==> flow/design.v <==
module encode_fsm(input logic [247:0] data, input logic clk_out, reset, start, output logic [61:0] coded_kmer, output logic coded_ready);
    always_ff @(posedge clk_out) begin
        if(reset==0) begin
            coded_ready<=0;
        end
        else if(start) begin  
            coded_kmer[ 0 ]<=data[ 1 ]^data[ 2 ];
            coded_kmer[ 2 ]<=data[ 9 ]^data[ 10 ];
            coded_kmer[ 4 ]<=data[ 17 ]^data[ 18 ];
            coded_kmer[ 6 ]<=data[ 25 ]^data[ 26 ];
            coded_kmer[ 8 ]<=data[ 33 ]^data[ 34 ];
            coded_kmer[ 10 ]<=data[ 41 ]^data[ 42 ];
            coded_kmer[ 12 ]<=data[ 49 ]^data[ 50 ];
            coded_kmer[ 14 ]<=data[ 57 ]^data[ 58 ];
            coded_kmer[ 16 ]<=data[ 65 ]^data[ 66 ];
            coded_kmer[ 18 ]<=data[ 73 ]^data[ 74 ];
            coded_kmer[ 20 ]<=data[ 81 ]^data[ 82 ];
            coded_kmer[ 22 ]<=data[ 89 ]^data[ 90 ];
            coded_kmer[ 24 ]<=data[ 97 ]^data[ 98 ];
            coded_kmer[ 26 ]<=data[ 105 ]^data[ 106 ];
            coded_kmer[ 28 ]<=data[ 113 ]^data[ 114 ];
            coded_kmer[ 30 ]<=data[ 121 ]^data[ 122 ];
            coded_kmer[ 32 ]<=data[ 129 ]^data[ 130 ];
            coded_kmer[ 34 ]<=data[ 137 ]^data[ 138 ];
            coded_kmer[ 36 ]<=data[ 145 ]^data[ 146 ];
            coded_kmer[ 38 ]<=data[ 153 ]^data[ 154 ];
            coded_kmer[ 40 ]<=data[ 161 ]^data[ 162 ];
            coded_kmer[ 42 ]<=data[ 169 ]^data[ 170 ];
            coded_kmer[ 44 ]<=data[ 177 ]^data[ 178 ];
            coded_kmer[ 46 ]<=data[ 185 ]^data[ 186 ];
            coded_kmer[ 48 ]<=data[ 193 ]^data[ 194 ];
            coded_kmer[ 50 ]<=data[ 201 ]^data[ 202 ];
            coded_kmer[ 52 ]<=data[ 209 ]^data[ 210 ];
            coded_kmer[ 54 ]<=data[ 217 ]^data[ 218 ];
            coded_kmer[ 56 ]<=data[ 225 ]^data[ 226 ];
            coded_kmer[ 58 ]<=data[ 233 ]^data[ 234 ];
            coded_kmer[ 60 ]<=data[ 241 ]^data[ 242 ];
            coded_kmer[ 1 ]<=data[ 2 ];
            coded_kmer[ 3 ]<=data[ 10 ];
            coded_kmer[ 5 ]<=data[ 18 ];
            coded_kmer[ 7 ]<=data[ 26 ];
            coded_kmer[ 9 ]<=data[ 34 ];
            coded_kmer[ 11 ]<=data[ 42 ];
            coded_kmer[ 13 ]<=data[ 50 ];
            coded_kmer[ 15 ]<=data[ 58 ];
            coded_kmer[ 17 ]<=data[ 66 ];
            coded_kmer[ 19 ]<=data[ 74 ];
            coded_kmer[ 21 ]<=data[ 82 ];
            coded_kmer[ 23 ]<=data[ 90 ];
            coded_kmer[ 25 ]<=data[ 98 ];
            coded_kmer[ 27 ]<=data[ 106 ];
            coded_kmer[ 29 ]<=data[ 114 ];
            coded_kmer[ 31 ]<=data[ 122 ];
            coded_kmer[ 33 ]<=data[ 130 ];
            coded_kmer[ 35 ]<=data[ 138 ];
            coded_kmer[ 37 ]<=data[ 146 ];
            coded_kmer[ 39 ]<=data[ 154 ];
            coded_kmer[ 41 ]<=data[ 162 ];
            coded_kmer[ 43 ]<=data[ 170 ];
            coded_kmer[ 45 ]<=data[ 178 ];
            coded_kmer[ 47 ]<=data[ 186 ];
            coded_kmer[ 49 ]<=data[ 194 ];
            coded_kmer[ 51 ]<=data[ 202 ];
            coded_kmer[ 53 ]<=data[ 210 ];
            coded_kmer[ 55 ]<=data[ 218 ];
            coded_kmer[ 57 ]<=data[ 226 ];
            coded_kmer[ 59 ]<=data[ 234 ];
            coded_kmer[ 61 ]<=data[ 242 ];
            coded_ready<=1;
        end
        else if(coded_ready) begin  
            coded_ready<=0;      
        end
    end
endmodule
module canonic_fsm(input logic clk_out, reset, coded_ready, input logic [61:0]coded_kmer, 
					  output logic [61:0]k_canon, output logic canon_ready);  
	logic [61:0]k;    
	logic state;  
	always_ff @(posedge clk_out) begin
		if(reset==0) begin
			state<=0;
		end
		else if(coded_ready) begin
			state<=1;
		end
		else if(canon_ready) begin
			state<=0;	
		end	
	end
    always_comb begin
        begin
			k[ 1 : 0 ]=~coded_kmer[ 61 : 60 ];
			k[ 3 : 2 ]=~coded_kmer[ 59 : 58 ];
			k[ 5 : 4 ]=~coded_kmer[ 57 : 56 ];
			k[ 7 : 6 ]=~coded_kmer[ 55 : 54 ];
			k[ 9 : 8 ]=~coded_kmer[ 53 : 52 ];
			k[ 11 : 10 ]=~coded_kmer[ 51 : 50 ];
			k[ 13 : 12 ]=~coded_kmer[ 49 : 48 ];
			k[ 15 : 14 ]=~coded_kmer[ 47 : 46 ];
			k[ 17 : 16 ]=~coded_kmer[ 45 : 44 ];
			k[ 19 : 18 ]=~coded_kmer[ 43 : 42 ];
			k[ 21 : 20 ]=~coded_kmer[ 41 : 40 ];
			k[ 23 : 22 ]=~coded_kmer[ 39 : 38 ];
			k[ 25 : 24 ]=~coded_kmer[ 37 : 36 ];
			k[ 27 : 26 ]=~coded_kmer[ 35 : 34 ];
			k[ 29 : 28 ]=~coded_kmer[ 33 : 32 ];
			k[ 31 : 30 ]=~coded_kmer[ 31 : 30 ];
			k[ 33 : 32 ]=~coded_kmer[ 29 : 28 ];
			k[ 35 : 34 ]=~coded_kmer[ 27 : 26 ];
			k[ 37 : 36 ]=~coded_kmer[ 25 : 24 ];
			k[ 39 : 38 ]=~coded_kmer[ 23 : 22 ];
			k[ 41 : 40 ]=~coded_kmer[ 21 : 20 ];
			k[ 43 : 42 ]=~coded_kmer[ 19 : 18 ];
			k[ 45 : 44 ]=~coded_kmer[ 17 : 16 ];
			k[ 47 : 46 ]=~coded_kmer[ 15 : 14 ];
			k[ 49 : 48 ]=~coded_kmer[ 13 : 12 ];
			k[ 51 : 50 ]=~coded_kmer[ 11 : 10 ];
			k[ 53 : 52 ]=~coded_kmer[ 9 : 8 ];
			k[ 55 : 54 ]=~coded_kmer[ 7 : 6 ];
			k[ 57 : 56 ]=~coded_kmer[ 5 : 4 ];
			k[ 59 : 58 ]=~coded_kmer[ 3 : 2 ];
			k[ 61 : 60 ]=~coded_kmer[ 1 : 0 ];
			if(k<coded_kmer) begin
				k_canon=k;
			end
			else begin
				k_canon=coded_kmer;  
			end
		end
		canon_ready=state;
    end                                                     
endmodule
module k_canon_to_hash_result_velocidad_3pasos(input logic clk_out, reset, canon_ready, input logic [61:0]k_canon,  
							  output logic [63:0] hash_result, output logic hash_ready);
    logic [63:0] k0, k1, k2, k3, k4, k5, k6;
	logic [8:0] state, nextstate;  
	logic [31:0] x0, x1, x2, x3, x4, x5,x6, x7, x8, x9, 
	             x0_, x1_, x2_, x3_, x4_, x5_,x6_, x7_, x8_, x9_;
	logic [18:0] y0, y1, y2, w0, w1, w2, n0, 
				 y0_, y1_, y2_, w0_, w1_, w2_, n0_;
	always_ff @(posedge clk_out) begin
		if(reset==0) begin
			state<=0;
			hash_ready<=0;
		end
		else if(canon_ready) begin
			state<=1;
		end  
		else if(state==0) begin
			hash_ready<=0;  
		end	 
		else if(state==1) begin
			state<=2;
		end  
		else if(state==2) begin
			state<=3;
		end  
		else if(state==3) begin
			state<=4;
		end  
		else if(state==4) begin
			state<=5;
		end  
		else if(state==5) begin
			state<=6;
		end  
		else if(state==6) begin
			state<=7;
		end  
		else if(state==7) begin
			state<=8;		
		end  
		else if(state==8) begin
			state<=9;
		end  
		else if(state==9) begin
			state<=10;
		end  
		else if(state==10) begin
			state<=11;
		end  
		else if(state==11) begin
			state<=12;
		end  
		else if(state==12) begin
			state<=13;
		end  
		else if(state==13) begin
			state<=14;
		end  
		else if(state==14) begin
			state<=0;
			hash_ready<=1;
		end  
	end  
	always_ff @(posedge clk_out) begin
	case(state)
		1: k0 <= k_canon>>33;
		2: k1 <= k0^k_canon;
		3: begin
			x0<=k1[15:0]*'b1000110011001101;
			x1<=k1[31:16]*'b1000110011001101;
			x2<=k1[15:0]*'b1110110101010101;
			x3<=k1[15:0]*'b1010111111010111;
			x4<=k1[31:16]*'b1110110101010101;
			x5<=k1[47:32]*'b1000110011001101;
			x6<=k1[15:0]*'b1111111101010001;
			x7<=k1[31:16]*'b1010111111010111;
			x8<=k1[47:32]*'b1110110101010101;
			x9<=k1[63:48]*'b1000110011001101;
		end
		4: begin
			y0<= x3[31:16]  + x4[31:16]  + x5[31:16];
			y1<= x6[15:0] + x7[15:0] + x8[15:0];
			w0<= x1[31:16] + x2[31:16] + x3[15:0];
			w1<= x4[15:0] + x5[15:0];
			n0<= x0[31:16] + x2[15:0] + x1[15:0];
			k2[15:0]<= x0[15:0];
		end
		5: begin
			y2<= y0 + y1 + x9[15:0];
			w2<= w0 + w1 + n0[17:16];
			k2[31:16]<=n0;
		end
		6: begin
			k2[63:48]<= y2 + w2[18:16];
			k2[47:32]<= w2;		
		end
		7: k3 <= k2>>33;
		8: k4 <= k3^k2;
		9: begin
			x0_<=k4[15:0]*'b1110110001010011;
			x1_<=k4[31:16]*'b1110110001010011;
			x2_<=k4[15:0]*'b0001101010000101;
			x3_<=k4[15:0]*'b1011100111111110;
			x4_<=k4[31:16]*'b0001101010000101;
			x5_<=k4[47:32]*'b1110110001010011;
			x6_<=k4[15:0]*'b1100010011001110;
			x7_<=k4[31:16]*'b1011100111111110;
			x8_<=k4[47:32]*'b0001101010000101;
			x9_<=k4[63:48]*'b1110110001010011;
		end
		10: begin
            y0_<= x3_[31:16]  + x4_[31:16]  + x5_[31:16];
			y1_<= x6_[15:0] + x7_[15:0] + x8_[15:0];
			w0_<= x1_[31:16] + x2_[31:16] + x3_[15:0];
			w1_<= x4_[15:0] + x5_[15:0];
			n0_<= x0_[31:16] + x2_[15:0] + x1_[15:0];
			k5[15:0]<= x0_[15:0];
		end
		11: begin
			y2_<= y0_ + y1_ + x9_[15:0];
			w2_<= w0_ + w1_ + n0_[17:16];
			k5[31:16]<=n0_;
        end
		12: begin
			k5[63:48]<= y2_ + w2_[18:16];
			k5[47:32]<= w2_;
		end
		13: k6 <= k5>>33;
		14: hash_result <= k6^k5;
	endcase
	end
endmodule: k_canon_to_hash_result_velocidad_3pasos
module ldz_position(input logic reset, clk_out, hash_ready, input logic [63:0]hash_result, input logic start,  
output logic [5:0]ldz, output logic ldz_ready, output logic [31:0] sum_ldz);
	logic state;  
	logic [63:0]Ms;
    logic [31:0] bits32;
    logic [15:0] bits16;
    logic [8:0] bits8;
    logic [3:0] bits4;
    logic [1:0] bits2; 
    logic bits[31:0];
	always_ff @(posedge clk_out) begin
	    if(reset==0) begin
            ldz_ready<= 0;
            sum_ldz<=0;
            state<=0;
        end
        else begin
		if(hash_ready) begin
			state<=1;
		end
		else begin
			state<=0;	
		end	
        if(state) begin
            ldz_ready<=1;
            sum_ldz<=sum_ldz+ldz;
        end
        else begin
            ldz_ready<=0;
        end
        end
	end 
    always_comb begin
        begin
			Ms[13:0]=14'b10000000000000;
			Ms[63:14]=hash_result[63:14];
			ldz[5]=(Ms[63:32]==0);  
			if(ldz[5])
				bits32= Ms[31:0];
			else
				bits32[31:0]= Ms[63:32];  
			ldz[4]= (bits32[31:16]==0);  
			 if(ldz[4])
				bits16=bits32[15:0]; 
			 else             
				bits16=bits32[31:16];  
			 ldz[3]=(bits16[15:8]==0);  
			 if(ldz[3])
				bits8=bits16[7:0];
			 else
				bits8=bits16[15:8];
			 ldz[2]=(bits8[7:4]==0);
			 if(ldz[2])
				bits4=bits8[3:0];  
			 else
				bits4=bits8[7:4];
			 ldz[1]=(bits4[3:2]==0); 
			 if(ldz[1])
				bits2=bits4[1:0];            
			 else
				bits2=bits4[3:2];			 
			 ldz[0]=(bits2[1]==0); 
		end
    end
endmodule: ldz_position
module kmer_hash_top(
    input  logic        clk_out,
    input  logic        reset,         
    input  logic        in_valid,
    input  logic [7:0]  in_char,
    output logic        in_ready,
    output logic        out_valid,
    output logic [63:0] out_hash,
    output logic [5:0]  out_ldz,
    output logic [31:0] out_sum
);
    logic [247:0] data;
    logic [4:0]   count;
    logic         busy;
    logic         start;
    logic [61:0]  coded_kmer;  logic coded_ready;
    logic [61:0]  k_canon;     logic canon_ready;
    logic [63:0]  hash_result; logic hash_ready;
    logic [5:0]   ldz;         logic ldz_ready;
    logic [31:0]  sum_ldz;
    assign in_ready = ~busy;
    always_ff @(posedge clk_out) begin
        if(reset==0) begin
            data<=0;
            count<=0;
            busy<=0;
            start<=0;
        end
        else begin
            start<=0;
            if(in_valid && !busy) begin
                if(in_char==8'b0) begin
                    data<=0;
                    count<=0;
                end
                else begin
                    data[247:8]<=data[239:0];
                    data[7:0]<=in_char;
                    if(count>=30) begin
                        count<=31;
                        start<=1;
                        busy<=1;
                    end
                    else begin
                        count<=count+1;
                    end
                end
            end
            else if(hash_ready) begin
                busy<=0;
            end
        end
    end
    encode_fsm f1(.data(data), .clk_out(clk_out), .reset(reset), .start(start),
                  .coded_kmer(coded_kmer), .coded_ready(coded_ready));
    canonic_fsm f2(.clk_out(clk_out), .reset(reset), .coded_ready(coded_ready),
                   .coded_kmer(coded_kmer), .k_canon(k_canon), .canon_ready(canon_ready));
    k_canon_to_hash_result_velocidad_3pasos f3(.clk_out(clk_out), .reset(reset),
                   .canon_ready(canon_ready), .k_canon(k_canon),
                   .hash_result(hash_result), .hash_ready(hash_ready));
    ldz_position f4(.reset(reset), .clk_out(clk_out), .hash_ready(hash_ready),
                    .hash_result(hash_result), .start(start),
                    .ldz(ldz), .ldz_ready(ldz_ready), .sum_ldz(sum_ldz));
    assign out_valid = ldz_ready;
    assign out_hash  = hash_result;
    assign out_ldz   = ldz;
    assign out_sum   = sum_ldz;
endmodule
## Step by step through the tools: kmer_hash_top

What the tools print for kmer_hash_top, step after step.
Line numbers count from 1 in the design file above.
Operators: Yosys type, input widths -> output width; for muxes data width and select width s.
Library cell names are shortened.
A cell with n/a has no value.

- Design top: kmer_hash_top
- Clock port: clk_out
- Cell library: sky130hd
- Corner: tt_025C_1v80

## Elaborated design

Source: Yosys, flattened and elaborated, memories not mapped. Widths are those after wreduce. Registers that Yosys merges into a memory's read port (data or address) are not register bits. Print and check cells do not count. Equal cells are merged and count once.

- Register bits: 1524
- Input bits: 11
- Cells after elaboration: 346
- Output and inout bits: 104

- Mux-type cells: 50
- Add/sub/neg operators: 30
- Bitwise logic cells: 71
- Multiply operators: 20
- $lt $le $gt $ge: 2
- Reductions and logical operators: 20
- Eq/ne operators: 30

Operators with widths:

| kind | count |
|---|---|
| $mul 16x16->32 const B | 9 |
| $mul 16x13->29 const B | 2 |
| $mul 16x16->16 const B | 2 |
| $mul 16x15->15 const B | 2 |
| $mul 16x15->31 const B | 1 |
| $mul 16x14->16 const B | 2 |
| $mux 235 | 1 |
| $mul 16x13->16 const B | 1 |
| $add 16x16->16 | 12 |
| $mul 16x9->16 const B | 1 |
| $xor 31x64->64 | 2 |
| $mux 9 | 14 |
| $add 16x16->17 | 6 |
| $eq 9x4->1 const B | 7 |
| $not 2->2 | 31 |
| $xor 29x62->62 | 1 |
| $lt 62x62->1 | 1 |
| $mux 62 | 1 |
| $add 19x16->19 | 2 |
| $add 19x19->19 | 2 |
| $add 19x2->19 | 2 |
| $add 17x16->18 | 2 |
| $eq 9x3->1 const B | 4 |
| $add 16x3->16 | 2 |
| $add 32x6->32 | 1 |
| $logic_not 32->1 | 1 |
| $mux 32 | 1 |
| $xor 1x1->1 | 31 |

Other operator kinds: 28; their cells: 79.

## Longest topological paths

Longest topological path by Yosys (ltp), each cell counted once; first at word level (registers and memories cut), then after technology mapping (sequential cells cut; the memories' decode and read muxes count).

- Depth in word-level cells: 17
- ABC_AREA: 0
- Gate-level depth with buffers: 24
- Mapped depth without buffers: 23

## After synthesis

The flow's flattened synthesis, as Yosys stat reports it; memories are mapped. The netlist is that of the ABC_AREA named above (0 if unset); the other value can give another one.

- Sequential area: 38186.6 um^2
- Cell count: 10871
- Buffers: 54
- Flip-flop cells: 1312
- Chip area (Yosys): 123357.1 um^2

Cell types:

| type | count | total area (um^2) |
|---|---|---|
| edfxtp_1 | 1191 | 3.58E+04 |
| fa_1 | 1314 | 2.63E+04 |
| ha_1 | 2072 | 2.59E+04 |
| inv_1 | 2427 | 9.11E+03 |
| xnor2_1 | 597 | 5.23E+03 |
| dfxtp_1 | 121 | 2.42E+03 |
| a21oi_1 | 443 | 2.22E+03 |
| xor2_1 | 251 | 2.2E+03 |
| o21ai_0 | 285 | 1.43E+03 |
| nor2_1 | 371 | 1.39E+03 |
| nand2_1 | 311 | 1167.37 |
| a21o_1 | 147 | 1.1E+03 |
| nand3_1 | 171 | 855.821 |
| nor3_1 | 154 | 770.739 |
| o21bai_1 | 82 | 615.59 |
| o21a_1 | 75 | 563.04 |
| a211oi_1 | 57 | 427.91 |
| mux2i_1 | 40 | 400.384 |

Not listed: further types 63, cells in them 762.
The figures by module come from a second, unflattened synthesis with its own total; it is not the netlist above.

- Cells (unflattened synthesis): 11741
- Area total of the unflattened synthesis: 132445.8 um^2

Each row is one instance without its submodules.

By module:

| module | cells | area (um^2) | instances | sequential area (um^2) |
|---|---|---|---|---|
| k_canon_to_hash_result_velocidad_3pasos | 9986 | 115284.3 | 1 | 34222.8 |
| kmer_hash_top | 1172 | 10983.0 | 1 | 5104.9 |
| ldz_position | 279 | 2358.5 | 1 | 680.7 |
| encode_fsm | 96 | 2165.8 | 1 | 1881.8 |
| canonic_fsm | 208 | 1654.1 | 1 | 20.0 |

## Timing after synthesis

Path of least setup slack by OpenSTA after synthesis, without wires, with an ideal clock, recovery checks aside; 20% of the period is set as input and as output delay. Where synthesis merged equal registers, the netlist keeps one of their names.

- Path type: register to register
- From: reg f3.k1[5]
- To: reg f3.x3[31]
- Setup slack: 1.025 ns
- Stages: 24
- Arrival: 6.197 ns
- Library setup time: 0.277 ns
- Path buffers: 0
- Delay of the path: 6.474 ns
- Data required time: 7.223 ns
- Clock period: 7.5 ns
- Time at the first pin: 0.000 ns
- Synthesis period reached: 6.475 ns

"delay of the path" = arrival - input delay + setup time.
"stages" counts driving pins, that of a launching flip-flop among them; a cell with two outputs on the path counts twice.
"synthesis period reached" = period - worst setup slack (recovery checks aside). The figure is calculated, with input and output delays left at 20% of the set period.
Between the ends stands the longest chain of elaborated cells between them, by number of cells; it is not shown to be the way that was timed. Of several equally long chains one is given.
A line is the first line of the expression or statement that the cell stems from. Yosys adds cells for indexed reads and writes and turns some case tables into memories.

- Path through: edfxtp_1 -> inv_1 -> ha_1 -> fa_1 -> inv_1 -> fa_1 -> inv_1 -> fa_1 -> inv_1 -> fa_1 -> inv_1 -> fa_1 -> inv_1 -> ha_1 -> or3_1 -> or3_1 -> nor3_1 -> o31ai_1 -> a31oi_1 -> a21o_1 -> o31a_1 -> o21ai_1 -> o311ai_0 -> o211ai_1
- Length of the longest elaborated chain: 1
- Elaborated cells on any way between the ends: 1
- Source lines of those cells: 1
- Those cells by class: 1 x mul

RTL lines, path post-synthesis:

| item | line | source |
|---|---|---|
| start: declaration | 136 | `logic [63:0] k0, k1, k2, k3, k4, k5, k6;` |
| start: assignment | 200 | `2: k1 <= k0^k_canon;` |
| $mul 16x16->32 | 205 | `x3<=k1[15:0]*'b1010111111010111;` |
| end: assignment | 205 |  |
| end: declaration | 138 | `logic [31:0] x0, x1, x2, x3, x4, x5,x6, x7, x8, x9,` |

## Path in the finished layout

Path of least setup slack in the final report of run 1 (OpenROAD, finished layout, wires in). Where an end is a register, its clock arrival counts in the times.

- Path type: register to register
- From: reg f3.k1[5]
- To: reg f3.x3[31]
- Data required time: 6.63 ns
- Stages: 27
- Arrival: 6.95 ns
- Library setup time: 0.16 ns
- Setup slack: -0.32 ns
- Path buffers: 3
- Time at the first pin: 0.82 ns
- Clock period: 5.96 ns

Between the ends stands the longest chain of elaborated cells between them, by number of cells; it is not shown to be the way that was timed. Of several equally long chains one is given.

- Path through: edfxtp_1 -> buf_12 -> buf_12 -> inv_6 -> ha_4 -> fa_1 -> inv_1 -> fa_1 -> inv_1 -> fa_1 -> inv_1 -> fa_1 -> inv_1 -> fa_1 -> inv_1 -> ha_2 -> or3_4 -> buf_6 -> or3_4 -> o21ai_4 -> o31ai_4 -> a31oi_4 -> a21o_1 -> o31a_1 -> o21ai_2 -> o31a_1 -> o211ai_1
- Length of the longest elaborated chain: 1
- Elaborated cells on any way between the ends: 1
- Source lines of those cells: 1
- Those cells by class: 1 x mul

RTL lines, path after layout:

| item | line | source |
|---|---|---|
| start: declaration | 136 | `logic [63:0] k0, k1, k2, k3, k4, k5, k6;` |
| start: assignment | 200 | `2: k1 <= k0^k_canon;` |
| $mul 16x16->32 | 205 | `x3<=k1[15:0]*'b1010111111010111;` |
| end: assignment | 205 |  |
| end: declaration | 138 | `logic [31:0] x0, x1, x2, x3, x4, x5,x6, x7, x8, x9,` |

--- measured runs ---
Measured data: module kmer_hash_top, platform sky130hd, 2 stored runs of the flow under differing settings, order arbitrary. Input and output delays are each 20% of the period that was set; the output load is 0.01 pF.
"overall power": no workload was simulated; the value follows from the tool's default switching activity.

### Run 1

==> flow/run.sh <==
#!/bin/bash
# the make line also repeats the synthesis and layout settings of config.mk as NAME=value (left out here)
make -C /OpenROAD-flow-scripts/flow DESIGN_CONFIG=/design/flow/config.mk WORK_HOME=/design/flow/orfs CLKGATE_MAP_FILE= finish
==> flow/config.mk <==
export PLATFORM = sky130hd
export DESIGN_NAME = kmer_hash_top
export DESIGN_NICKNAME = kmer_hash_top
export VERILOG_FILES = /design/flow/design.v
export SDC_FILE = /design/flow/constraint.sdc
export NUM_CORES = 4
export LEC_CHECK = 0
export CAP_MARGIN = 15
export CELL_PAD_IN_SITES_DETAIL_PLACEMENT = 2
export CELL_PAD_IN_SITES_GLOBAL_PLACEMENT = 3
export CORE_MARGIN = 10
export CORE_UTILIZATION = 24
export CTS_CLUSTER_DIAMETER = 122
export GPL_ROUTABILITY_DRIVEN = 1
export HOLD_SLACK_MARGIN = 0.1
export MAX_ROUTING_LAYER = met4
export PLACE_DENSITY = 0.82
export SLEW_MARGIN = 25
==> flow/constraint.sdc <==
create_clock -name core_clock -period 5.96 [get_ports {clk_out}]
set_input_delay 1.1920 -clock core_clock [delete_from_list [all_inputs] [get_ports {clk_out}]]
set_output_delay 1.1920 -clock core_clock [all_outputs]
set_load 0.01 [all_outputs]

Results of run 1:
- Overall power: 20250 uW
- Post-synthesis cell area: 123357.1 um^2
- Setup slack of the worst path: -0.317 ns
- Die size: 543066.0 um^2
- Standard-cell area after routing: 147926.0 um^2
- Smallest hold slack: 0.421 ns

### Run 2

==> flow/run.sh <==
#!/bin/bash
# the make line also repeats the synthesis and layout settings of config.mk as NAME=value (left out here)
make -C /OpenROAD-flow-scripts/flow DESIGN_CONFIG=/design/flow/config.mk WORK_HOME=/design/flow/orfs CLKGATE_MAP_FILE= finish
==> flow/config.mk <==
export PLATFORM = sky130hd
export DESIGN_NAME = kmer_hash_top
export DESIGN_NICKNAME = kmer_hash_top
export VERILOG_FILES = /design/flow/design.v
export SDC_FILE = /design/flow/constraint.sdc
export NUM_CORES = 4
export LEC_CHECK = 0
export CAP_MARGIN = 20
export CORE_MARGIN = 2
export CORE_UTILIZATION = 26
export CTS_CLUSTER_SIZE = 25
export GPL_TIMING_DRIVEN = 0
export MAX_ROUTING_LAYER = met5
export PLACE_DENSITY_LB_ADDON = 0.3
export SETUP_SLACK_MARGIN = 2.05
export SLEW_MARGIN = 20
export TNS_END_PERCENT = 40
==> flow/constraint.sdc <==
create_clock -name core_clock -period 11.9 [get_ports {clk_out}]
set_input_delay 2.3800 -clock core_clock [delete_from_list [all_inputs] [get_ports {clk_out}]]
set_output_delay 2.3800 -clock core_clock [all_outputs]
set_load 0.01 [all_outputs]

Results of run 2:
- Overall power: 9746 uW
- Post-synthesis cell area: 123357.1 um^2
- Setup slack of the worst path: 3.870 ns
- Die size: 479979.0 um^2
- Standard-cell area after routing: 138295.0 um^2
- Smallest hold slack: 0.413 ns
--- end ---
